==> flow/design.v <==
module Cordic #(parameter MODE = 0, STAGES = 8, WIDTH = 16, PHASE_WIDTH = 19)(
input wire                        in_clk,
input wire                        in_rst,
input wire                        in_enable,
input wire    [WIDTH-1:0]         in_x,
input wire    [WIDTH-1:0]         in_y,
input wire    [PHASE_WIDTH-1:0]   in_phase,
output wire                       out_valid,
output wire   [PHASE_WIDTH-1:0]   out_phase,
output wire   [WIDTH-1:0]         out_x,
output wire   [WIDTH-1:0]         out_y
);
localparam	ROTATIONAL = 0, 
			VECTORING  = 1;
wire signed   [WIDTH:0]         xn [STAGES:0];
wire signed   [WIDTH:0]         yn [STAGES:0];
wire signed   [PHASE_WIDTH-1:0]   zn [STAGES:0];
reg signed  [WIDTH:0]         xn_reg [STAGES:0];
reg signed  [WIDTH:0]         yn_reg [STAGES:0];
reg signed  [PHASE_WIDTH-1:0]   zn_reg [STAGES:0];
reg start;
generate
	if(MODE == ROTATIONAL) begin
reg [WIDTH-1:0] temp_x, temp_y;
reg [PHASE_WIDTH-1:0] temp_z;
always @ (posedge in_clk or negedge in_rst) 
begin
 if(!in_rst) begin
	temp_x <= 'b0;
	temp_y <= 'b0;
	temp_z <= 'b0; 
 end else if (start) begin
	temp_x <= in_x;
	temp_y <= in_y;
	temp_z <= in_phase;
	end
end
wire [PHASE_WIDTH-1:0] half_pi = 19'h19220;
wire [PHASE_WIDTH-1:0] z_limit = 19'h1b333;
reg [WIDTH-1:0] adjusted_x, adjusted_y;
reg [PHASE_WIDTH-1:0] adjusted_z;
always @ (*) 
begin
	if(temp_z[PHASE_WIDTH-1] == 1'b0 && temp_z > z_limit) begin
		adjusted_x = ~temp_y + 'b1;
		adjusted_y = temp_x;
		adjusted_z = temp_z - half_pi;
	end 
	else if(temp_z[PHASE_WIDTH-1] == 1'b1 && (~temp_z+19'b1) > z_limit) begin
		adjusted_x = temp_y;
		adjusted_y = ~temp_x + 'b1;
		adjusted_z = temp_z + half_pi;
	end 
	else begin
		adjusted_x = temp_x;
		adjusted_y = temp_y;
		adjusted_z = temp_z;
	end
end
assign xn[0] = {adjusted_x[WIDTH-1], adjusted_x};
assign yn[0] = {adjusted_y[WIDTH-1], adjusted_y};
assign zn[0] = adjusted_z;
end else if(MODE == VECTORING) begin
assign xn[0] = {in_x[WIDTH-1], in_x};
assign yn[0] = {in_y[WIDTH-1], in_y};
assign zn[0] = 'b0;
end
endgenerate
generate 
genvar i;
	if(MODE == ROTATIONAL) begin
for(i=0; i<STAGES; i=i+1) begin
  assign xn[i+1] = (zn_reg[i][PHASE_WIDTH-1] == 1'b0) ? xn_reg[i]-(yn_reg[i]>>>i)   : xn_reg[i]+(yn_reg[i]>>>i);
  assign yn[i+1] = (zn_reg[i][PHASE_WIDTH-1] == 1'b0) ? yn_reg[i]+(xn_reg[i]>>>i)   : yn_reg[i]-(xn_reg[i]>>>i);
  assign zn[i+1] = (zn_reg[i][PHASE_WIDTH-1] == 1'b0) ? zn_reg[i]-arctangent(i) : zn_reg[i]+arctangent(i);
end
end else if(MODE == VECTORING) begin
for(i=0; i<STAGES; i=i+1) begin
  assign xn[i+1] = (yn_reg[i][WIDTH] == 1'b1) ? xn_reg[i]-(yn_reg[i]>>>i)   : xn_reg[i]+(yn_reg[i]>>>i);
  assign yn[i+1] = (yn_reg[i][WIDTH] == 1'b1) ? yn_reg[i]+(xn_reg[i]>>>i)   : yn_reg[i]-(xn_reg[i]>>>i);
  assign zn[i+1] = (yn_reg[i][WIDTH] == 1'b1) ? zn_reg[i]-arctangent(i) : zn_reg[i]+arctangent(i);
end
end
endgenerate
always @ (posedge in_clk or negedge in_rst)
	if(!in_rst)
		start <= 1'b0;
	else
		start <= in_enable;
reg [STAGES+2:0] valid_reg;	
for(i=0; i<=STAGES; i=i+1) begin
  always @ (posedge in_clk or negedge in_rst)
    if(!in_rst)begin
      xn_reg[i] <= 'b0;
      yn_reg[i] <= 'b0;
      zn_reg[i] <= 'b0;    
    end
    else if(valid_reg[i+1]) begin
      xn_reg[i] <= xn[i];
      yn_reg[i] <= yn[i];
      zn_reg[i] <= zn[i];
    end
end
wire signed [15:0] k = 18'h009B7;
wire signed [31:0] scaled_x = xn_reg[STAGES] * k;
wire signed [31:0] scaled_y = yn_reg[STAGES] * k;
assign out_x = scaled_x[27:12];
assign out_y = scaled_y[27:12];
assign out_phase = zn_reg[STAGES];
always@(posedge in_clk or negedge in_rst)
begin
  if(!in_rst)
    valid_reg <= 'b0;
  else
    valid_reg <= {valid_reg[STAGES+1:0], in_enable};
end
assign out_valid = valid_reg[STAGES+2];
function [18:0] arctangent;
  input [3:0] i;
  begin
    case (i)
    0 : arctangent = 19'b000_1100100100001111;  
    1 : arctangent = 19'b000_0111011010110001;  
    2 : arctangent = 19'b000_0011111010110110;  
    3 : arctangent = 19'b000_0001111111010101;  
    4 : arctangent = 19'b000_0000111111111010;  
    5 : arctangent = 19'b000_0000011111111111;  
    6 : arctangent = 19'b000_0000001111111111;  
    7 : arctangent = 19'b000_0000000111111111;  
    8 : arctangent = 19'b000_0000000011111111;  
    9 : arctangent = 19'b000_0000000001111111;  
    10: arctangent = 19'b000_0000000000111111;  
    11: arctangent = 19'b000_0000000000011111;  
    12: arctangent = 19'b000_0000000000001111;  
    13: arctangent = 19'b000_0000000000000111;  
    14: arctangent = 19'b000_0000000000000011;  
    15: arctangent = 19'b000_0000000000000001;  
    default: arctangent = 19'b000_0000000000000000;  
    endcase
  end
endfunction
endmodule
# From RTL to reports: Cordic
# Tool output for the design above before and after an edit, in the order of the flow.
# Lines under "before" count in the file above, lines under "after" in the edited file.
# "change": "after" minus "before" as printed here. "change_rel_pct": 100 x difference / "before".
# Library cell names are shortened.
# Not given: --
# inputs
top_module	Cordic
clock_port	in_clk
cell_library	sky130hd
lib_corner	tt_025C_1v80

# Diff
# The edit as a unified diff against the file above.
# This change comes from a script, not from a designer; no optimisation was intended.
# begin of diff
@@ -30,5 +30,5 @@
 	temp_y <= 'b0;
 	temp_z <= 'b0; 
- end else if (start) begin
+ end else begin
 	temp_x <= in_x;
 	temp_y <= in_y;
# end of diff

# Word level
# Source: Yosys, flattened and elaborated. Widths are those after wreduce; folded enables and synchronous resets count as part of the registers. Registers that Yosys merges into a memory's read port (data or address) are not register bits. Print and check cells do not count. Equal cells are merged and count once.
# classes
item	before	after	change	change_rel_pct
n_cmp	2	2	0	0.00
n_mux	30	30	0	0.00
addsub	52	52	0	0.00
mul	2	2	0	0.00
bitwise	4	4	0	0.00
reduce_and_logical	2	2	0	0.00
# op_table
cell	before	after	change	change_rel_pct
2-to-1 mux 17 bit	16	16	0	0.00
2-to-1 mux 19 bit	10	10	0	0.00
2-to-1 mux 16 bit	4	4	0	0.00
adder 16 x 1 -> 16 bit with constant B	2	2	0	0.00
adder 17 x 10 -> 17 bit	2	2	0	0.00
adder 17 x 11 -> 17 bit	2	2	0	0.00
adder 17 x 12 -> 17 bit	2	2	0	0.00
adder 17 x 13 -> 17 bit	2	2	0	0.00
adder 17 x 14 -> 17 bit	2	2	0	0.00
adder 17 x 15 -> 17 bit	2	2	0	0.00
adder 17 x 16 -> 17 bit	2	2	0	0.00
greater-than comparator 19 x 17 -> 1 bit with constant B	2	2	0	0.00
logical AND 1 bit	2	2	0	0.00
multiplier 17 x 13 -> 28 bit with constant B	2	2	0	0.00
inverter 16 bit	2	2	0	0.00
subtractor 16 x 16 -> 17 bit	2	2	0	0.00
subtractor 17 x 10 -> 17 bit	2	2	0	0.00
subtractor 17 x 11 -> 17 bit	2	2	0	0.00
subtractor 17 x 12 -> 17 bit	2	2	0	0.00
subtractor 17 x 13 -> 17 bit	2	2	0	0.00
subtractor 17 x 14 -> 17 bit	2	2	0	0.00
subtractor 17 x 15 -> 17 bit	2	2	0	0.00
subtractor 17 x 16 -> 17 bit	2	2	0	0.00
adder 16 x 16 -> 17 bit	1	1	0	0.00
adder 19 x 1 -> 19 bit with constant B	1	1	0	0.00
adder 19 x 10 -> 19 bit with constant B	1	1	0	0.00
adder 19 x 11 -> 19 bit with constant B	1	1	0	0.00
adder 19 x 12 -> 19 bit with constant B	1	1	0	0.00
# Not every row of either side is listed.
# word_totals
item	before	after	change	change_rel_pct
reg_bits	538	537	-1	-0.19
input_bits	54	54	0	0.00
out_inout_bits	52	52	0	0.00

# Depth
# Longest topological path by Yosys (ltp), each cell counted once; first at word level (registers and memories cut), then after technology mapping (sequential cells cut; the memories' decode and read muxes count).
# logic_depth
item	before	after	change	change_rel_pct
depth_word	6	6	0	0.00
abc_area	0	0	--	--
mapped_depth	21	20	-1	-4.76
depth_no_buf	20	19	-1	-5.00

# After synthesis
# The flow's flattened synthesis, as Yosys stat reports it; memories are mapped. The netlist is that of the ABC_AREA named above (0 if unset); the other value can give another one.
# synth_totals
item	before	after	change	change_rel_pct
ff_cells	536	536	0	0.00
sequential_area_um2	13412.9	13412.9	0.0	0.00
yosys_area_um2	50878.8	50921.3	42.5	0.08
n_buf	202	193	-9	-4.46
mapped_cells	5567	5675	108	1.94
# by_type
cell_type	before	after	change	change_rel_pct
nor2_1	363	453	90	24.79
mux2_2	305	246	-59	-19.34
nor3_1	164	216	52	31.71
a21o_1	125	73	-52	-41.60
xor2_1	169	130	-39	-23.08
nand3_1	97	129	32	32.99
or3_1	72	46	-26	-36.11
inv_1	557	582	25	4.49
xnor2_1	351	373	22	6.27
a211oi_1	61	41	-20	-32.79
nand2b_1	32	52	20	62.50
o211ai_1	29	49	20	68.97
a31oi_1	51	66	15	29.41
nand4_1	9	23	14	155.56
nand2_1	315	303	-12	-3.81
clkbuf_1	137	125	-12	-8.76
o21a_1	54	65	11	20.37
o31ai_1	45	35	-10	-22.22
# Not every row of either side is listed.

# Timing after synthesis
# Path of least setup slack by OpenSTA after synthesis, without wires, with an ideal clock, recovery checks aside; 20% of the period is set as input and as output delay. Where synthesis merged equal registers, the netlist keeps one of their names.
# synth_timing
item	before	after	change	change_rel_pct
kind	register to output	register to output	--	--
from	register xn_reg[8][7]	register xn_reg[8][8]	--	--
to	output out_x[15]	output out_x[15]	--	--
t_first_pin_ps	0	0	0	--
arrival_time_ps	5922	5024	-898	-15.16
n_path_buf	1	1	0	0.00
driving_pins	22	21	-1	-4.55
delay_ps	5922	5024	-898	-15.16
period_ps	9000	9000	0	0.00
slack_ps	1278	2176	898	--
out_delay_ps	1800	1800	0	0.00
period_less_setup_slack_ps	7722	6824	-898	-11.63
# "delay_ps" is the arrival time less input delay plus setup time.
# At an output port there is no setup time.
# "driving_pins" counts driving pins, that of a launching flip-flop among them; a cell with two outputs on the path counts twice.
# "period_less_setup_slack_ps" is the clock period less the worst setup slack; recovery checks do not enter. This is arithmetic on one report: input and output delays are still those of the set period (20% each).
# The rows between start and end are the longest chain of elaborated cells between them; the timing report does not say that the signal goes this way. Where chains are equally long, one stands for them.
# Each line given opens the expression or statement behind the cell; cells for indexed reads and writes are added by Yosys, which also makes memories of some case tables.
# synth_between_before
cell_sequence	dfrtp_1 -> ha_1 -> inv_1 -> fa_1 -> fa_1 -> inv_1 -> fa_1 -> inv_1 -> fa_1 -> inv_1 -> ha_1 -> a2111oi_2 -> o21ai_1 -> o21a_1 -> a311o_1 -> o31a_1 -> and4_1 -> or4_4 -> a41o_1 -> o41ai_2 -> xor2_1 -> buf_4
elab_chain_cells	1
cells_between	1
lines_between	1
classes_between	1 x mul
# synth_lines_before
item	line_no	text
from (decl)	18	reg signed  [WIDTH:0]         xn_reg [STAGES:0];
from (assign)	94	xn_reg[i] <= 'b0;
from (assign)	99	xn_reg[i] <= xn[i];
multiplier 17 x 13 -> 28 bit	105	wire signed [31:0] scaled_x = xn_reg[STAGES] * k;
to (decl)	10	output wire   [WIDTH-1:0]         out_x,
# Some nets on the timed path still bear RTL names; the line given drives or declares the net.
# synth_nets_before
net	line_no
scaled_x[27]	105
# synth_between_after
cell_sequence	dfrtp_1 -> ha_1 -> inv_1 -> fa_1 -> inv_1 -> fa_1 -> fa_1 -> inv_1 -> fa_1 -> inv_1 -> ha_1 -> a21oi_1 -> o22ai_1 -> a211oi_1 -> nor4_1 -> nor3_1 -> a221oi_1 -> a311oi_1 -> o21bai_1 -> xnor2_1 -> buf_4
elab_chain_cells	1
cells_between	1
lines_between	1
classes_between	1 x mul
# synth_lines_after
item	line_no	text
from (decl)	18	reg signed  [WIDTH:0]         xn_reg [STAGES:0];
from (assign)	94	xn_reg[i] <= 'b0;
from (assign)	99	xn_reg[i] <= xn[i];
multiplier 17 x 13 -> 28 bit	105	wire signed [31:0] scaled_x = xn_reg[STAGES] * k;
to (decl)	10	output wire   [WIDTH-1:0]         out_x,
# synth_nets_after
net	line_no
scaled_x[27]	105

# Path in the finished layout
# Path of least setup slack in the final report of the runs of pair 1 (OpenROAD, finished layout, wires in). Where an end is a register, its clock arrival counts in the times.
# The report prints the path's times to 10 ps; the period is as set.
# layout_timing
item	before	after	change	change_rel_pct
kind	register to output	register to output	--	--
from	register xn_reg[8][8]	register yn_reg[8][5]	--	--
to	output out_x[14]	output out_y[15]	--	--
arrival_time_ps	6930	6560	-370	-5.34
period_ps	9000	9000	0	0.00
out_delay_ps	1800	1800	0	0.00
n_path_buf	1	1	0	0.00
slack_ps	270	640	370	--
t_first_pin_ps	610	640	30	4.92
driving_pins	20	19	-1	-5.00
# The rows between start and end are the longest chain of elaborated cells between them; the timing report does not say that the signal goes this way. Where chains are equally long, one stands for them.
# layout_between_before
cell_sequence	dfrtp_2 -> ha_1 -> inv_1 -> fa_1 -> inv_1 -> fa_1 -> fa_1 -> fa_1 -> ha_1 -> a2111oi_2 -> o21ai_1 -> o21a_1 -> a311o_1 -> o31a_1 -> and4_1 -> or4_4 -> a41o_4 -> o22a_1 -> xor2_1 -> dlygate4sd2_1
elab_chain_cells	1
cells_between	1
lines_between	1
classes_between	1 x mul
# layout_lines_before
item	line_no	text
from (decl)	18	reg signed  [WIDTH:0]         xn_reg [STAGES:0];
from (assign)	94	xn_reg[i] <= 'b0;
from (assign)	99	xn_reg[i] <= xn[i];
multiplier 17 x 13 -> 28 bit	105	wire signed [31:0] scaled_x = xn_reg[STAGES] * k;
to (decl)	10	output wire   [WIDTH-1:0]         out_x,
# layout_between_after
cell_sequence	dfrtp_1 -> ha_1 -> inv_1 -> fa_1 -> fa_1 -> fa_1 -> inv_1 -> fa_1 -> ha_1 -> a2111oi_0 -> o21ai_0 -> a31oi_1 -> o21ai_0 -> a31oi_1 -> a211oi_1 -> a21o_1 -> o41ai_1 -> xnor2_1 -> clkdlybuf4s50_1
elab_chain_cells	1
cells_between	1
lines_between	1
classes_between	1 x mul
# layout_lines_after
item	line_no	text
from (decl)	19	reg signed  [WIDTH:0]         yn_reg [STAGES:0];
from (assign)	95	yn_reg[i] <= 'b0;
from (assign)	100	yn_reg[i] <= yn[i];
multiplier 17 x 13 -> 28 bit	106	wire signed [31:0] scaled_y = yn_reg[STAGES] * k;
to (decl)	11	output wire   [WIDTH-1:0]         out_y

# Measured runs
# Runs of the flow (Yosys, OpenROAD) on both versions; the two runs of a pair have the same settings. The constraints put input and output delay at 20% of the set period each and load the outputs with 0.01 pF.
# flow_settings_pair_1
CORE_UTILIZATION	40
period_ns	9.0
CAP_MARGIN	20
CORE_MARGIN	2
SLEW_MARGIN	20
# measured_pair_1
item	before	after	change	change_rel_pct
total_die_area_um2	130065.0	130173.0	108.0	0.08
final_setup_ws_ps	273	644	371	--
post_route_util_frac	0.443	0.444	0.001	--
setup_tns_ps	0	0	0	--
yosys_chip_area_um2	50878.8	50921.3	42.5	0.08
fin_hold_ws_ps	479	348	-131	--
achievedPeriod_ps	8727	8356	-371	-4.25
# flow_settings_pair_2
ABC_AREA	1
CELL_PAD_IN_SITES_GLOBAL_PLACEMENT	3
CORE_ASPECT_RATIO	1.16
CORE_MARGIN	3
CORE_UTILIZATION	18
CTS_CLUSTER_SIZE	36
MIN_ROUTING_LAYER	met1
PLACE_DENSITY	0.7
period_ns	12.7
CAP_MARGIN	20
SLEW_MARGIN	20
# measured_pair_2
item	before	after	change	change_rel_pct
total_die_area_um2	297380.0	296282.0	-1098.0	-0.37
final_setup_ws_ps	3846	3831	-15	--
post_route_util_frac	0.209	0.208	-0.001	--
setup_tns_ps	0	0	0	--
yosys_chip_area_um2	52354.0	52158.8	-195.2	-0.37
fin_hold_ws_ps	483	350	-133	--
achievedPeriod_ps	8854	8869	15	0.17
# "achievedPeriod_ps" is the run's clock period less its worst setup slack. It is reckoned from that one timing run; input and output delays stay at 20% of the period that was set.
